==> flow/design.v <==
module DFF( input D ,input D1 ,output reg Q, input Write,input Write1, input Clk);
	always@(posedge Clk) 
	begin
	if(Write)
		begin
		Q<=D;
		end
	else if(Write1)
		begin
		Q<=D1;
		end
	else
		Q<=Q;
	end
endmodule
module Register(input[15:0] in_Reg,input[15:0] in_Reg1, output [15:0] out_Reg, input reg_Write,input reg_Write1, input Clk);
	DFF D0(in_Reg[0],in_Reg1[0],out_Reg[0],reg_Write,reg_Write1,Clk);
	DFF D1(in_Reg[1],in_Reg1[1],out_Reg[1],reg_Write,reg_Write1,Clk);
	DFF D2(in_Reg[2],in_Reg1[2],out_Reg[2],reg_Write,reg_Write1,Clk);
	DFF D3(in_Reg[3],in_Reg1[3],out_Reg[3],reg_Write,reg_Write1,Clk);
	DFF D4(in_Reg[4],in_Reg1[4],out_Reg[4],reg_Write,reg_Write1,Clk);
	DFF D5(in_Reg[5],in_Reg1[5],out_Reg[5],reg_Write,reg_Write1,Clk);
	DFF D6(in_Reg[6],in_Reg1[6],out_Reg[6],reg_Write,reg_Write1,Clk);
	DFF D7(in_Reg[7],in_Reg1[7],out_Reg[7],reg_Write,reg_Write1,Clk);
	DFF D8(in_Reg[8],in_Reg1[8],out_Reg[8],reg_Write,reg_Write1,Clk);
	DFF D9(in_Reg[9],in_Reg1[9],out_Reg[9],reg_Write,reg_Write1,Clk);
	DFF D10(in_Reg[10],in_Reg1[10],out_Reg[10],reg_Write,reg_Write1,Clk);
	DFF D11(in_Reg[11],in_Reg1[11],out_Reg[11],reg_Write,reg_Write1,Clk);
	DFF D12(in_Reg[12],in_Reg1[12],out_Reg[12],reg_Write,reg_Write1,Clk);
	DFF D13(in_Reg[13],in_Reg1[13],out_Reg[13],reg_Write,reg_Write1,Clk);
	DFF D14(in_Reg[14],in_Reg1[14],out_Reg[14],reg_Write,reg_Write1,Clk);
	DFF D15(in_Reg[15],in_Reg1[15],out_Reg[15],reg_Write,reg_Write1,Clk);
endmodule
module IRlt(input Clk, input [15:0] in_IR, input IR_Write, output [15:0] out_IR);
	Register IR(in_IR,16'd0,out_IR,IR_Write,1'b0,Clk);
endmodule
module Decoder3to8(DestReg, DecOut);
	input [2:0] DestReg;
	output reg [7:0] DecOut;
	always@(DestReg)
	casex(DestReg)
		3'b000: DecOut=8'b00000001;
		3'b001: DecOut=8'b00000010;
		3'b010: DecOut=8'b00000100;
		3'b011: DecOut=8'b00001000;
		3'b100: DecOut=8'b00010000;
		3'b101: DecOut=8'b00100000;
		3'b110: DecOut=8'b01000000;
		3'b111: DecOut=8'b10000000;
	endcase
endmodule
module Mux8to1(reg_Out1,reg_Out2,reg_Out3,reg_Out4,reg_Out5,reg_Out6,reg_Out7,reg_Out8,Bus,Src);
	input[15:0]reg_Out1,reg_Out2,reg_Out3,reg_Out4,reg_Out5,reg_Out6,reg_Out7,reg_Out8;
	input[2:0]Src;
	output reg [15:0]Bus;
	always@(reg_Out1,reg_Out2,reg_Out3,reg_Out4,reg_Out5,reg_Out6,reg_Out7,reg_Out8 ,Src)
	begin
	case(Src)
		3'b000:Bus=reg_Out1;
		3'b001:Bus=reg_Out2;
		3'b010:Bus=reg_Out3;
		3'b011:Bus=reg_Out4;
		3'b100:Bus=reg_Out5;
		3'b101:Bus=reg_Out6;
		3'b110:Bus=reg_Out7;
		3'b111:Bus=reg_Out8;
	endcase
	end
endmodule
module RegFile(SrcA, SrcB,SrcC, DestReg, WriteData,WriteData1, OutBusA, OutBusB,OutBusC,reg_Write,reg_Write1, Clk);
	input [2:0]SrcA, SrcB,SrcC, DestReg;
	input Clk,reg_Write,reg_Write1;
	input [15:0]WriteData,WriteData1;
	output[15:0]OutBusA, OutBusB,OutBusC;
	wire [7:0]DecOut,DecOut1,Array,Array1;
	wire [15:0]out_Reg1,out_Reg2,out_Reg3,out_Reg4,out_Reg5,out_Reg6,out_Reg7,out_Reg8;
	wire [2:0]out;
		Register R1(16'd1,WriteData1,out_Reg1,1'b1,1'b0,Clk);
		Register R2(16'd3,WriteData1,out_Reg2,1'b1,1'b0,Clk);
		Register R3(16'd4,WriteData1,out_Reg3,1'b1,1'b0,Clk);
		Register R4(16'd15,WriteData1,out_Reg4,1'b1,1'b0,Clk);
		Register R5(WriteData,WriteData1,out_Reg5,Array[4],Array1[4],Clk);
		Register R6(WriteData,WriteData1,out_Reg6,Array[5],Array1[5],Clk);
		Register R7(WriteData,WriteData1,out_Reg7,Array[6],Array1[6],Clk);
		Register R8(WriteData,WriteData1,out_Reg8,Array[7],Array1[7],Clk);
		Decoder3to8 dec(DestReg,DecOut);
		Decoder3to8 dec1(SrcA,DecOut1);
		and (Array1[0],DecOut1[0],reg_Write1);
		and (Array1[1],DecOut1[1],reg_Write1);
		and (Array1[2],DecOut1[2],reg_Write1);
		and (Array1[3],DecOut1[3],reg_Write1);
		and (Array1[4],DecOut1[4],reg_Write1);
		and (Array1[5],DecOut1[5],reg_Write1);
		and (Array1[6],DecOut1[6],reg_Write1);
		and (Array1[7],DecOut1[7],reg_Write1);
		and (Array[0],DecOut[0],reg_Write);
		and (Array[1],DecOut[1],reg_Write);
		and (Array[2],DecOut[2],reg_Write);
		and (Array[3],DecOut[3],reg_Write);
		and (Array[4],DecOut[4],reg_Write);
		and (Array[5],DecOut[5],reg_Write);
		and (Array[6],DecOut[6],reg_Write);
		and (Array[7],DecOut[7],reg_Write);
		Mux8to1 m(out_Reg1,out_Reg2,out_Reg3,out_Reg4,out_Reg5,out_Reg6,out_Reg7,out_Reg8,OutBusA,SrcA);
		Mux8to1 m1(out_Reg1,out_Reg2,out_Reg3,out_Reg4,out_Reg5,out_Reg6,out_Reg7,out_Reg8,OutBusB,SrcB);
		Mux8to1 m2(out_Reg1,out_Reg2,out_Reg3,out_Reg4,out_Reg5,out_Reg6,out_Reg7,out_Reg8,OutBusC,SrcC);
endmodule
module Mux2to1(input control, input[15:0] in0, input[15:0] in1, output reg[15:0] out);
always @ (in0 or in1 or control) begin
	case(control)
		1'b0: out=in0;
		1'b1: out=in1;
	endcase
end
endmodule
module Mux4to1(input[1:0] control, input[15:0] in0, input[15:0] in1, input[15:0] in2, input[15:0] in3, output reg[15:0] out);
always @ (control or in0 or in1 or in2 or in3) begin
	case(control)
		2'b00: out=in0;
		2'b01: out=in1;
		2'b10: out=in2;
		2'b11: out=in3;
	endcase
end
endmodule
module Mux4to1_3bit(input [2:0]Src1,input [2:0]Src2, input [1:0]index,output reg [2:0]out);
	always@(Src1,Src2,index)
	begin
	case(index)
		2'b00:out=Src1;
		2'b10:out=Src2;
		2'b01:out=Src1;
		2'b11:out=Src1;
endcase
end
endmodule
module Mux5to1(input[2:0] control, input[15:0] in0, input[15:0] in1, input[15:0] in2, input[15:0] in3, input[15:0] in4, output reg[15:0] out);
always @ (control or in0 or in1 or in2 or in3 or in4) begin
	case(control)
		3'b000: out=in0;
		3'b001: out=in1;
		3'b010: out=in2;
		3'b011: out=in3;
		3'b100: out=in4;
		default: out=0;
	endcase
end
endmodule
module Sext6b(input[5:0] in, output reg[15:0] out);
	always @ (in)
		out = {in[5],in[5],in[5],in[5],in[5],in[5],in[5],in[5],in[5],in[5],in[5],in};
endmodule
module Sext3b(input[2:0] in, output reg[15:0] out);
	always @ (in)
		out = {in[2],in[2],in[2],in[2],in[2],in[2],in[2],in[2],in[2],in[2],in[2],in[2],in[2],in};
endmodule
module Zext6b(input[5:0] in, output reg[15:0] out);
	always @ (in)
		out = {1'b0,1'b0,1'b0,1'b0,1'b0,1'b0,1'b0,1'b0,1'b0,1'b0,in};
endmodule
module shiftconcat (input[15:0] in1, input[11:0] in2, output reg[15:0] out);
reg[11:0] temp;
always @ (in1,in2) begin
	out = {in1[15:13],in2,1'b0};
end
endmodule 
module shift1 (input[15:0] in, output[15:0]  out);
	assign out=in<<1;
endmodule
module ALU(input[3:0] aluop, input[15:0] A, input[15:0] B, input[15:0] C, output reg [15:0] LO, output reg[15:0] HI, output reg NZ);
	wire[15:0] out1; wire[15:0] out2;
	always @ (aluop,A,B,C) begin
		HI=0;
		LO=0;
		NZ=0;
		case(aluop)
			4'b0000: LO=A+B+C;
			4'b0001: LO=A-B-C;
			4'b0010: LO=A+B-C;
			4'b0011: begin
						if (C==16'd0) begin
							LO=16'hffff;
							HI=B;
						end
						else begin
							LO=B/C; 
							HI=B%C;
						end
					 end
			4'b0100: LO=A+B+C;
			4'b0101: LO=A<<C;
			4'b0110: LO=A>>C;
			4'b0111: LO=$signed(A)>>>C;
			4'b1000: LO=C+A;
			4'b1001: LO=C+A;
			4'b1010: begin
						if (A!=B)
							NZ=1;
						end
			4'b1011: LO = A|C;
			4'b1100: LO = A+C; 
			4'b1101: LO = B+C;  
			4'b1111: LO = A+B;
			default: ;
		endcase
	end
endmodule
module ctrlckt(input clk,
input reset,
input [3:0] opcode,
output reg w1,
output reg w2,
output reg pcwritecond,
output reg pcwrite,
output reg iord,
output reg memread,
output reg memwrite,
output reg [1:0] memtoreg,
output reg irwrite,
output reg A,
output reg B,
output reg [2:0] C,
output reg [1:0] pcsource,
output reg [3:0] aluop,
output reg ccpcinit,
output reg [3:0]opcodereg,
output reg [2:0]curstate);
always@(posedge clk)
	begin
	if(reset) begin
		curstate<=3'b000;
		w1<=1'b0;
		w2<=1'b0;
		pcwritecond<=1'b0;
		pcwrite<=1'b0;
		iord<=1'b0;
		memread<=1'b0;
		memwrite<=1'b0;
		memtoreg<=2'b00;
		irwrite<=1'b0;
		A<=1'b0;
		B<=1'b0;
		C<=3'b000;
		pcsource<=2'b00;
		aluop<=4'b0000;
		ccpcinit<=1;
	end
	else begin
		ccpcinit<=0;
		if(curstate==3'b000)
			begin
			curstate<=3'b001;
			w1<=1'b0;
			w2<=1'b0;
			pcwritecond<=1'b0;
			pcwrite<=1'b1;
			iord<=1'b0;
			memread<=1'b1;
			memwrite<=1'b0;
			memtoreg<=2'b00;
			irwrite<=1'b1;
			A<=1'b0;
			B<=1'b0;
			C<=3'b000;
			pcsource<=2'b00;
			aluop<=4'b1111;  
		end
		else if(curstate==3'b001)
			begin
			opcodereg<=opcode;
			curstate<=3'b010;
			w1<=1'b0;
			w2<=1'b0;
			pcwritecond<=1'b0;
			pcwrite<=1'b0;
			iord<=1'b0;
			memread<=1'b0;
			memwrite<=1'b0;
			memtoreg<=2'b00;
			irwrite<=1'b0;
			A<=1'b0;
			B<=1'b0;
			C<=3'b001;
			pcsource<=2'b00;
			aluop<=4'b1100;  
		end
		else if(curstate==3'b010)
			begin
				if(opcode==4'b0000)
				begin
					curstate<=3'b011;
					w1<=1'b0;
					w2<=1'b0;
					pcwritecond<=1'b0;
					pcwrite<=1'b0;
					iord<=1'b0;
					memread<=1'b0;
					memwrite<=1'b0;
					memtoreg<=2'b00;
					irwrite<=1'b0;
					A<=1'b1;
					B<=1'b1;
					C<=3'b000;
					pcsource<=2'b00;
					aluop<=4'b0000;
				end
				else if(opcode==4'b0001)
				begin
					curstate<=3'b011;
					w1<=1'b0;
					w2<=1'b0;
					pcwritecond<=1'b0;
					pcwrite<=1'b0;
					iord<=1'b0;
					memread<=1'b0;
					memwrite<=1'b0;
					memtoreg<=2'b00;
					irwrite<=1'b0;
					A<=1'b1;
					B<=1'b1;
					C<=3'b000;
					pcsource<=2'b00;
					aluop<=4'b0001;
				end
				else if (opcode==4'b0010)
				begin
					curstate<=3'b011;
					w1<=1'b0;
					w2<=1'b0;
					pcwritecond<=1'b0;
					pcwrite<=1'b0;
					iord<=1'b0;
					memread<=1'b0;
					memwrite<=1'b0;
					memtoreg<=2'b00;
					irwrite<=1'b0;
					A<=1'b1;
					B<=1'b1;
					C<=3'b000;
					pcsource<=2'b00;
					aluop<=4'b0010;
				end
				else if (opcode==4'b0011)
				begin
					curstate<=3'b011;
					w1<=1'b0;
					w2<=1'b0;
					pcwritecond<=1'b0;
					pcwrite<=1'b0;
					iord<=1'b0;
					memread<=1'b0;
					memwrite<=1'b0;
					memtoreg<=2'b00;
					irwrite<=1'b0;
					A<=1'b1;
					B<=1'b1;
					C<=3'b000;
					pcsource<=2'b00;
					aluop<=4'b0011;
				end
				else if(opcode == 4'b0100)
				begin
					curstate<=3'b011;
					w1<=1'b0;
					w2<=1'b0;
					pcwritecond<=1'b0;
					pcwrite<=1'b0;
					iord<=1'b0;
					memread<=1'b0;
					memwrite<=1'b0;
					memtoreg<=2'b00;
					irwrite<=1'b0;
					A<=1'b1;
					B<=1'b1;
					C<=3'b011;
					pcsource<=2'b00;
					aluop<=4'b0100;
				end
				else if(opcode==4'b0101)
				begin
					curstate<=3'b011;
					w1<=1'b0;
					w2<=1'b0;
					pcwritecond<=1'b0;
					pcwrite<=1'b0;
					iord<=1'b0;
					memread<=1'b0;
					memwrite<=1'b0;
					memtoreg<=2'b00;
					irwrite<=1'b0;
					A<=1'b1;
					B<=1'b1;
					C<=3'b011;
					pcsource<=2'b00;
					aluop<=4'b0101;
				end
				else if (opcode==4'b0110)
				begin
					curstate<=3'b011;
					w1<=1'b0;
					w2<=1'b0;
					pcwritecond<=1'b0;
					pcwrite<=1'b0;
					iord<=1'b0;
					memread<=1'b0;
					memwrite<=1'b0;
					memtoreg<=2'b00;
					irwrite<=1'b0;
					A<=1'b1;
					B<=1'b1;
					C<=3'b011;
					pcsource<=2'b00;
					aluop<=4'b0110;
				end
				else if (opcode == 4'b0111)
				begin
					curstate<=3'b011;
					w1<=1'b0;
					w2<=1'b0;
					pcwritecond<=1'b0;
					pcwrite<=1'b0;
					iord<=1'b0;
					memread<=1'b0;
					memwrite<=1'b0;
					memtoreg<=2'b00;
					irwrite<=1'b0;
					A<=1'b1;
					B<=1'b1;
					C<=3'b011;
					pcsource<=2'b00;
					aluop<=4'b0111;
				end
				else if (opcode==4'b1000)
				begin
					curstate<=3'b011;
					w1<=1'b0;
					w2<=1'b0;
					pcwritecond<=1'b0;
					pcwrite<=1'b0;
					iord<=1'b0;
					memread<=1'b0;
					memwrite<=1'b0;
					memtoreg<=2'b00;
					irwrite<=1'b0;
					A<=1'b1;
					B<=1'b0;
					C<=3'b010;
					pcsource<=2'b00;
					aluop<=4'b1000;
				end
				else if(opcode==4'b1001)
				begin
					curstate<=3'b011;
					w1<=1'b0;
					w2<=1'b0;
					pcwritecond<=1'b0;
					pcwrite<=1'b0;
					iord<=1'b0;
					memread<=1'b0;
					memwrite<=1'b0;
					memtoreg<=2'b00;
					irwrite<=1'b0;
					A<=1'b1;
					B<=1'b0;
					C<=3'b010;
					pcsource<=2'b00;
					aluop<=4'b1001;
				end
				else if (opcode==4'b1010)
				begin
					curstate<=3'b000;
					w1<=1'b0;
					w2<=1'b0;
					pcwritecond<=1'b1;
					pcwrite<=1'b0;
					iord<=1'b0;
					memread<=1'b0;
					memwrite<=1'b0;
					memtoreg<=2'b00;
					irwrite<=1'b0;
					A<=1'b1;
					B<=1'b1;
					C<=3'b010;
					pcsource<=2'b10;
					aluop<=4'b1010;
				end
				else if(opcode==4'b1011)
				begin
					curstate<=3'b011;
					w1<=1'b0;
					w2<=1'b0;
					pcwritecond<=1'b0;
					pcwrite<=1'b0;
					iord<=1'b0;
					memread<=1'b0;
					memwrite<=1'b0;
					memtoreg<=2'b00;
					irwrite<=1'b0;
					A<=1'b1;
					B<=1'b0;
					C<=3'b100;
					pcsource<=2'b00;
					aluop<=4'b1011;
				end
				else if(opcode==4'b1100)
				begin
					curstate<=3'b000;
					w1<=1'b0;
					w2<=1'b0;
					pcwritecond<=1'b0;
					pcwrite<=1'b1;
					iord<=1'b0;
					memread<=1'b0;
					memwrite<=1'b0;
					memtoreg<=2'b00;
					irwrite<=1'b0;
					A<=1'b1;
					B<=1'b0;
					C<=3'b010;
					pcsource<=2'b01;
					aluop<=4'b1100;
				end
				else if(opcode == 4'b1101)
				begin
					curstate<=3'b000;
					w1<=1'b1;
					w2<=1'b0;
					pcwritecond<=1'b0;
					pcwrite<=1'b1;
					iord<=1'b0;
					memread<=1'b0;
					memwrite<=1'b0;
					memtoreg<=2'b10;
					irwrite<=1'b0;
					A<=1'b1;
					B<=1'b0;
					C<=3'b010;
					pcsource<=2'b00;
					aluop<=4'b1100;
				end		
			end
		else if (curstate==3'b011)	
			begin
				if(opcode==4'b0000)
				begin
					curstate<=3'b000;
					w1<=1'b1;
					w2<=1'b0;
					pcwritecond<=1'b0;
					pcwrite<=1'b0;
					iord<=1'b0;
					memread<=1'b0;
					memwrite<=1'b0;
					memtoreg<=2'b01;
					irwrite<=1'b0;
					A<=1'b0;
					B<=1'b0;
					C<=3'b000;
					pcsource<=2'b00;
					aluop<=4'b1110;
				end	
				else if (opcode==4'b0001)
				begin
					curstate<=3'b000;
					w1<=1'b1;
					w2<=1'b0;
					pcwritecond<=1'b0;
					pcwrite<=1'b0;
					iord<=1'b0;
					memread<=1'b0;
					memwrite<=1'b0;
					memtoreg<=2'b01;
					irwrite<=1'b0;
					A<=1'b0;
					B<=1'b0;
					C<=3'b000;
					pcsource<=2'b00;
					aluop<=4'b1110;
				end
				else if(opcode == 4'b0010)
				begin
					curstate<=3'b000;
					w1<=1'b1;
					w2<=1'b0;
					pcwritecond<=1'b0;
					pcwrite<=1'b0;
					iord<=1'b0;
					memread<=1'b0;
					memwrite<=1'b0;
					memtoreg<=2'b01;
					irwrite<=1'b0;
					A<=1'b0;
					B<=1'b0;
					C<=3'b000;
					pcsource<=2'b00;
					aluop<=4'b1110;
				end
				else if(opcode==4'b0011)
				begin
					curstate<=3'b000;
					w1<=1'b1;
					w2<=1'b1;
					pcwritecond<=1'b0;
					pcwrite<=1'b0;
					iord<=1'b0;
					memread<=1'b0;
					memwrite<=1'b0;
					memtoreg<=2'b01;
					irwrite<=1'b0;
					A<=1'b0;
					B<=1'b0;
					C<=3'b000;
					pcsource<=2'b00;
					aluop<=4'b1110;
				end
				else if(opcode==4'b0100)
				begin
					curstate<=3'b000;
					w1<=1'b1;
					w2<=1'b0;
					pcwritecond<=1'b0;
					pcwrite<=1'b0;
					iord<=1'b0;
					memread<=1'b0;
					memwrite<=1'b0;
					memtoreg<=2'b01;
					irwrite<=1'b0;
					A<=1'b1;
					B<=1'b0;
					C<=3'b100;
					pcsource<=2'b00;
					aluop<=4'b1110;
				end
				else if(opcode==4'b0101)
				begin
					curstate<=3'b000;
					w1<=1'b1;
					w2<=1'b0;
					pcwritecond<=1'b0;
					pcwrite<=1'b0;
					iord<=1'b0;
					memread<=1'b0;
					memwrite<=1'b0;
					memtoreg<=2'b01;
					irwrite<=1'b0;
					A<=1'b1;
					B<=1'b0;
					C<=3'b100;
					pcsource<=2'b00;
					aluop<=4'b1110;
				end
				else if(opcode==4'b0110)
				begin
					curstate<=3'b000;
					w1<=1'b1;
					w2<=1'b0;
					pcwritecond<=1'b0;
					pcwrite<=1'b0;
					iord<=1'b0;
					memread<=1'b0;
					memwrite<=1'b0;
					memtoreg<=2'b01;
					irwrite<=1'b0;
					A<=1'b1;
					B<=1'b0;
					C<=3'b100;
					pcsource<=2'b00;
					aluop<=4'b1110;
				end
				else if(opcode==4'b0111)
				begin
					curstate<=3'b000;
					w1<=1'b1;
					w2<=1'b0;
					pcwritecond<=1'b0;
					pcwrite<=1'b0;
					iord<=1'b0;
					memread<=1'b0;
					memwrite<=1'b0;
					memtoreg<=2'b01;
					irwrite<=1'b0;
					A<=1'b1;
					B<=1'b0;
					C<=3'b100;
					pcsource<=2'b00;
					aluop<=4'b1110;
				end
				else if(opcode==4'b1000)
				begin
					curstate<=3'b100;
					w1<=1'b0;
					w2<=1'b0;
					pcwritecond<=1'b0;
					pcwrite<=1'b0;
					iord<=1'b1;
					memread<=1'b1;
					memwrite<=1'b0;
					memtoreg<=2'b00;
					irwrite<=1'b0;
					A<=1'b0;
					B<=1'b0;
					C<=3'b100;
					pcsource<=2'b00;
					aluop<=4'b1110;
				end
				else if(opcode==4'b1001)
				begin
					curstate<=3'b000;
					w1<=1'b0;
					w2<=1'b0;
					pcwritecond<=1'b0;
					pcwrite<=1'b0;
					iord<=1'b1;
					memread<=1'b0;
					memwrite<=1'b1;
					memtoreg<=2'b00;
					irwrite<=1'b0;
					A<=1'b1;
					B<=1'b0;
					C<=3'b100;
					pcsource<=2'b00;
					aluop<=4'b1110;
					opcodereg<=opcode;
				end
				else if(opcode==4'b1011)
				begin
					curstate<=3'b000;
					w1<=1'b1;
					w2<=1'b0;
					pcwritecond<=1'b0;
					pcwrite<=1'b0;
					iord<=1'b0;
					memread<=1'b0;
					memwrite<=1'b0;
					memtoreg<=2'b01;
					irwrite<=1'b0;
					A<=1'b0;
					B<=1'b0;
					C<=3'b000;
					pcsource<=2'b00;
					aluop<=4'b1110;
				end
			end
		else if (curstate==3'b100) begin
			if(opcode==4'b1000)
			begin
				curstate<=3'b000;
				w1<=1'b1;
				w2<=1'b0;
				pcwritecond<=1'b0;
				pcwrite<=1'b0;
				iord<=1'b0;
				memread<=1'b0;
				memwrite<=1'b0;
				memtoreg<=2'b00;
				irwrite<=1'b0;
				A<=1'b0;
				B<=1'b0;
				C<=3'b000;
				pcsource<=2'b00;
				aluop<=4'b1110;
			end	
		end
	end	
end
endmodule
module WorkingFinal(input clk, input reset, input wire[15:0] mem_rdata, output wire[15:0] mem_addr, output wire[15:0] mem_wdata, output wire mem_we, output wire halt);
	wire[15:0] MemOut, IRout, AluOutLo, AluOutHi, ALUInA, ALUInB, ALUInC, PCin, PCout, MemAddr, OutBusB, DMRout, RegWD1;
	wire ccpcwrite, ccirwrite, ccA, ccB, ccw1;
	wire[2:0] ccC, RFinB, curstate;
	wire[3:0] opcodereg, ccaluop;
	wire[15:0] LOout,Bout, RegWD2,OutBusA,OutBusC,Aout,Cout,PCSrcIn1,AluSrcCIn1,AluSrcCIn2,AluSrcCIn3,AluSrcCIn4;
	wire wNZ, wire1, PCwrite1,ccw2,ccpcwritecond,cciord,ccmemread,ccmemwrite,ccpcinit;
	wire[1:0] ccpcsource,ccmemtoreg;
	ctrlckt  cc (clk,reset,IRout[15:12],ccw1,ccw2,ccpcwritecond,ccpcwrite,cciord,ccmemread,ccmemwrite,ccmemtoreg,ccirwrite,ccA,ccB,ccC,ccpcsource,ccaluop,ccpcinit,opcodereg,curstate);
	and(wire1,ccpcwritecond,wNZ);
	or(PCwrite1,wire1,ccpcwrite);
	Register PC (PCin,16'd0,PCout,PCwrite1,ccpcinit,clk);
	Mux2to1 IorD (cciord,PCout,LOout,MemAddr);
	assign mem_addr = MemAddr;
	assign mem_wdata = Bout;
	assign mem_we = ccmemwrite;
	assign MemOut = mem_rdata;
	assign halt = (curstate == 3'b010) && (IRout[15:13] == 3'b111);
	IRlt ir1(clk,MemOut,ccirwrite,IRout);
	Register DMR(MemOut,16'd0,DMRout,1'b1,1'b0,clk);
	Mux4to1 MemToReg(ccmemtoreg,DMRout,LOout,PCout,16'd1,RegWD1);
	Mux4to1_3bit m4to13bit (IRout[5:3],IRout[11:9],IRout[15:14],RFinB);
	RegFile rfile1 (IRout[8:6],RFinB,IRout[2:0],IRout[11:9],RegWD1,RegWD2,OutBusA,OutBusB,OutBusC,ccw1,ccw2,clk);
	Register RegAluSrcA(OutBusA,16'd0,Aout,1'b1,1'b0,clk);
	Register RegAluSrcB(OutBusB,16'd0,Bout,1'b1,1'b0,clk);
	Register RegAluSrcC(OutBusC,16'd0,Cout,1'b1,1'b0,clk);
	shiftconcat conc (PCout,IRout[11:0],PCSrcIn1);
	Sext6b s6b (IRout[5:0], AluSrcCIn2);
	shift1 sh1 (AluSrcCIn2,AluSrcCIn1);
	Sext3b s3b (IRout[2:0], AluSrcCIn3);
	Zext6b z6b (IRout[5:0],AluSrcCIn4);
	Mux2to1 AluSrcA(ccA, PCout, Aout, ALUInA);
	Mux2to1 AluSrcB(ccB, 16'd2, Bout,ALUInB);
	Mux5to1 AluSrcC(ccC, Cout, AluSrcCIn1, AluSrcCIn2, AluSrcCIn3, AluSrcCIn4, ALUInC);
	ALU alu (ccaluop, ALUInA,ALUInB,ALUInC, AluOutLo,AluOutHi,wNZ);
	Register HI(AluOutHi,16'd0,RegWD2,1'b1,ccpcinit,clk);
	Register LO(AluOutLo,16'd0,LOout,1'b1,ccpcinit,clk);
	Mux4to1 PCSrc (ccpcsource,AluOutLo,PCSrcIn1,LOout,16'd1,PCin);
endmodule
Tool chain data of WorkingFinal

What the tools print for WorkingFinal, step after step.
Line numbers count from 1 in the design file above.
Library cell names are shortened.
A cell with - has no value.

Top: WorkingFinal
Clock: clk
Library: sky130hd
Library corner: tt_025C_1v80

Elaborated design

Yosys after proc, flatten, opt, wreduce and memory -nomap, before mapping. Print and check cells are not counted. Equal cells are merged and count once.
Memory sizes are those after Yosys's memory passes, which may raise the word count (mostly to a power of two), join words into wider ones and drop unused or constant bits.

Register bits: 216
Bits in read-only memories: 128
Clocked read ports x word width: 16
Memories kept: 2
Bits of input ports: 18
Cells after elaboration: 816

Add/sub/neg operators: 7
Div/mod/pow operators: 2
Eq/ne operators: 68
Shift-type cells: 3
Multiplexer cells: 472
Bitwise operators: 14
Reduce/logical cells: 38

Memory list:

| name            | words | width | rd ports | write ports | RTL line | source |
| (no name shown) | 8     | 8     | 1        | 0           | 41       | `casex(DestReg)` |
| (no name shown) | 8     | 8     | 1        | 0           | 41       |  |

Operators with widths:

| kind                                           | count |
| case mux 16 bit (select 8 bit)                 | 3 |
| 2-to-1 mux 1 bit                               | 314 |
| divider 16 x 16 -> 16 bit                      | 1 |
| modulo 16 x 16 -> 16 bit                       | 1 |
| case mux 16 bit (select 11 bit)                | 1 |
| 2-to-1 mux 3 bit                               | 57 |
| case mux 16 bit (select 4 bit)                 | 2 |
| 2-to-1 mux 4 bit                               | 31 |
| 2-to-1 mux 2 bit                               | 57 |
| case mux 16 bit (select 2 bit)                 | 3 |
| case mux 16 bit (select 5 bit)                 | 1 |
| adder 16 bit                                   | 4 |
| == test 4 bit (second input constant)          | 13 |
| subtractor 16 bit                              | 3 |
| == test 3 bit (second input constant)          | 15 |
| == test 4 x 3 -> 1 bit (second input constant) | 8 |
| 2-to-1 mux 16 bit                              | 2 |
| == test 3 x 2 -> 1 bit (second input constant) | 10 |
| nonzero test 14 bit                            | 2 |
| inequality test 16 bit                         | 1 |
| OR 16 bit                                      | 1 |
| left shift 16 x 16 -> 16 bit                   | 1 |
| right shift 16 x 16 -> 16 bit                  | 1 |
| >>> shifter 16 x 16 -> 16 bit                  | 1 |
| zero test 16 bit                               | 1 |
| nonzero test 16 bit                            | 1 |
| == test 4 x 2 -> 1 bit (second input constant) | 4 |
| nonzero test 15 bit                            | 1 |

Not listed: further kinds 23, cells in them 64.

Depth

Yosys ltp: most cells in a row. Word level: on the elaborated netlist, between registers, memories and ports. Mapped: between sequential cells and ports; inverters and the memories' decode and read muxes count.

Depth after elaboration: 18
ABC_AREA: 0
Mapped depth: 140
Mapped depth without buffers: 127

Netlist

Source: synth_stat.txt of the flow (Yosys; design flattened, memories mapped). It holds for the ABC_AREA given above (unset counts as 0); a run with the other value may have another netlist.
The area totals of this step are shown rounded.

Cell count: 2990
Synthesis area: 23800 um^2
Sequential area: 5730 um^2
Mapped flip-flops: 238
Buffer cells: 168

Cells by type:

| cell type | count | total area (um^2) |
| edfxtp_1  | 96    | 2.88E+03 |
| dfxtp_1   | 142   | 2.84E+03 |
| ha_1      | 198   | 2.48E+03 |
| a21oi_1   | 288   | 1.44E+03 |
| nor2_1    | 280   | 1.05E+03 |
| nand2_1   | 272   | 1.02E+03 |
| o21ai_0   | 155   | 775.744 |
| xnor2_1   | 80    | 700.672 |
| nor3_1    | 124   | 620.595 |
| mux2_2    | 53    | 596.822 |
| mux4_2    | 24    | 540.518 |
| clkbuf_1  | 142   | 533.011 |
| nand3_1   | 91    | 455.437 |
| mux2i_1   | 43    | 430.413 |
| inv_1     | 113   | 424.157 |
| a21o_1    | 56    | 420.403 |
| o21a_1    | 53    | 397.882 |
| fa_1      | 19    | 380.365 |

Not listed: further types 80, cells in them 761.
The figures by module come from a second, unflattened synthesis with its own total; it is not the netlist above.

Cell total of the unflattened synthesis: 3822
Area total of the unflattened synthesis: 35000 um^2

Each row is one instance without its submodules.

Modules:

| module       | times used | cells | area (um^2) | sequential area (um^2) |
| ALU          | 1          | 2078  | 13900       | 0.0 |
| DFF          | 256        | 3     | 51.3        | 30.0 |
| Mux8to1      | 3          | 177   | 1110        | 0.0 |
| ctrlckt      | 1          | 152   | 1450        | 601 |
| Mux4to1      | 2          | 20    | 424         | 0.0 |
| Mux2to1      | 3          | 18    | 249         | 0.0 |
| Mux5to1      | 1          | 80    | 697         | 0.0 |
| Decoder3to8  | 2          | 8     | 65.1        | 0.0 |
| Zext6b       | 1          | 17    | 124         | 0.0 |
| shift1       | 1          | 17    | 124         | 0.0 |
| shiftconcat  | 1          | 17    | 124         | 0.0 |
| Sext3b       | 1          | 16    | 120         | 0.0 |
| Sext6b       | 1          | 16    | 120         | 0.0 |
| Mux4to1_3bit | 1          | 4     | 58.8        | 0.0 |

Further modules, not shown: 4.

Timing after synthesis

Path of least setup slack by OpenSTA after synthesis, without wires, with an ideal clock, recovery checks aside; 20% of the period is set as input and as output delay. Where synthesis merged equal registers, the netlist keeps one of their names.

Path kind: register to register
Start point: register cc.C
End point: register HI.D13.Q
Clock period: 30.0 ns
Library setup time: 0.118 ns
Time at the first pin: 0.000 ns
Arrival: 28.528 ns
Data required time: 29.882 ns
Setup slack: 1.354 ns
Delay of the path: 28.646 ns
Stages: 127
Synthesis period reached: 28.646 ns

"delay of the path" is the arrival time less input delay plus setup time.
"stages": output pins that drive a net of the path, with the launching flip-flop's if there is one; two outputs of one cell count as two.
"synthesis period reached" = period - worst setup slack (recovery checks aside). The figure is calculated, with input and output delays left at 20% of the set period.
An end named without its bit number is one bit of that signal or, where synthesis recoded a state register, one of its new flip-flops.
At most two assigning lines are given for a register; there are more.

Cell sequence: dfxtp_1 > clkbuf_1 > or3_1 > a21oi_1 > clkbuf_1 > buf_1 > ha_1 > or3_1 > nor2_1 > a31oi_1 > a211oi_1 > a221o_1 > inv_1 > ha_1 > o211ai_1 > nand2_1 > nand2_1 > or4_1 > [91 not listed] > nor3_1 > a211oi_1 > nor4_1 > nor3_1 > nor3b_1 > clkbuf_1 > clkbuf_1 > mux2_2 > ha_1 > or3_1 > o21ba_2 > a21oi_1 > a31o_2 > a31oi_1 > clkbuf_1 > nor2_1 > nand2_1 > o2111a_1

RTL lines, path after synthesis:

| element         | RTL line | source |
| start, declared | 222      | `output reg [2:0] C,` |
| start, assigned | 243      | `C<=3'b000;` |
| start, assigned | 264      | `C<=3'b000;` |
| end, assigned   | 6        | `Q<=D;` |
| end, assigned   | 10       | `Q<=D1;` |
| end, declared   | 1        | `module DFF( input D ,input D1 ,output reg Q, input Write,input Write1, input Clk);` |

Chain of elaborated cells between the ends: none given.

Worst path after layout

From the final timing report of job 2: the path of least setup slack in the routed layout; clock arrival at registers is part of the times.

Path kind: register to register
Start point: register cc.C
End point: register HI.D8.Q
Clock period: 38.5 ns
Library setup time: 0.12 ns
Time at the first pin: 0.53 ns
Arrival: 34.82 ns
Data required time: 38.93 ns
Setup slack: 4.11 ns
Stages: 121

An end named without its bit number is one bit of that signal or, where synthesis recoded a state register, one of its new flip-flops.
At most two assigning lines are given for a register; there are more.

Cell sequence: dfxtp_1 > o21ai_1 > and2_1 > buf_4 > nand4_2 > or2_1 > nor2_1 > a21oi_1 > a21oi_1 > ha_1 > or3_1 > nor2_1 > a31oi_1 > a211oi_1 > a221o_1 > inv_1 > ha_1 > o211ai_1 > [85 not listed] > or3_1 > a211oi_1 > nor4_1 > nor3_1 > nor3b_2 > buf_4 > mux2_2 > ha_1 > a21oi_1 > o21ai_0 > o21ba_2 > a21oi_1 > a31o_2 > a31oi_1 > nor2_1 > nand2_1 > o21ai_1 > nor2_1

RTL lines, path post-layout:

| element         | RTL line | source |
| start, declared | 222      | `output reg [2:0] C,` |
| start, assigned | 243      | `C<=3'b000;` |
| start, assigned | 264      | `C<=3'b000;` |
| end, assigned   | 6        | `Q<=D;` |
| end, assigned   | 10       | `Q<=D1;` |
| end, declared   | 1        | `module DFF( input D ,input D1 ,output reg Q, input Write,input Write1, input Clk);` |

Chain of elaborated cells between the ends: none given.

Subject: WorkingFinal on sky130hd, stored results

Hello all,

4 stored runs of WorkingFinal in the flow (synthesis by Yosys, layout by OpenROAD, sky130hd cells), in arbitrary order. Constraints: input delay and output delay 20% of the set period each, output load 0.01 pF.
By "reached clock period" is meant the clock period of the run minus its worst setup slack. This is arithmetic on one report: input and output delays are still those of the set period (20% each).
"time used up by the worst setup path": the worst setup path's part of the clock period (all of it between registers, 20% less for each end at a port) less its slack. A launch clock that arrives late makes it longer, a capture clock that arrives late makes it shorter.
The measured numbers are rounded.
A setting shown as . is not set for that run.
Results: . = not shown.

| name                                      | job 1 | job 2                | job 3                | job 4                |
| CELL_PAD_IN_SITES_DETAIL_PLACEMENT        | 0     | .                    | .                    | 1                    |
| CORE_UTILIZATION                          | 68    | 40                   | 40                   | 40                   |
| CTS_CLUSTER_SIZE                          | 65    | .                    | .                    | .                    |
| GPL_ROUTABILITY_DRIVEN                    | 0     | .                    | .                    | .                    |
| MIN_ROUTING_LAYER                         | met1  | .                    | .                    | .                    |
| TNS_END_PERCENT                           | 100   | .                    | .                    | .                    |
| period_ns                                 | 18.7  | 38.5                 | 30.0                 | 30.0                 |
| CAP_MARGIN                                | 20    | 20                   | 20                   | 15                   |
| CORE_MARGIN                               | 2     | 2                    | 2                    | 2                    |
| SLEW_MARGIN                               | 20    | 20                   | 20                   | 0                    |
| Yosys chip area after synthesis (um^2)    | .     | 23800                | 23800                | 23800                |
| total die area (um^2)                     | .     | 61400                | 61400                | 61400                |
| utilization (%)                           | .     | 43.9                 | 44.6                 | 45.0                 |
| worst setup slack after layout (ns)       | .     | 4.11                 | 1.63                 | 1.27                 |
| worst hold slack in the final report (ns) | .     | 0.454                | 0.454                | 0.454                |
| reached clock period (ns)                 | .     | 34.389               | 28.367               | 28.725               |
| time used up by the worst setup path (ns) | .     | 34.39                | 28.37                | 28.73                |
| worst setup path type                     | .     | register to register | register to register | register to register |

Job 1: incomplete, routing halted on GRT-0116

Thanks
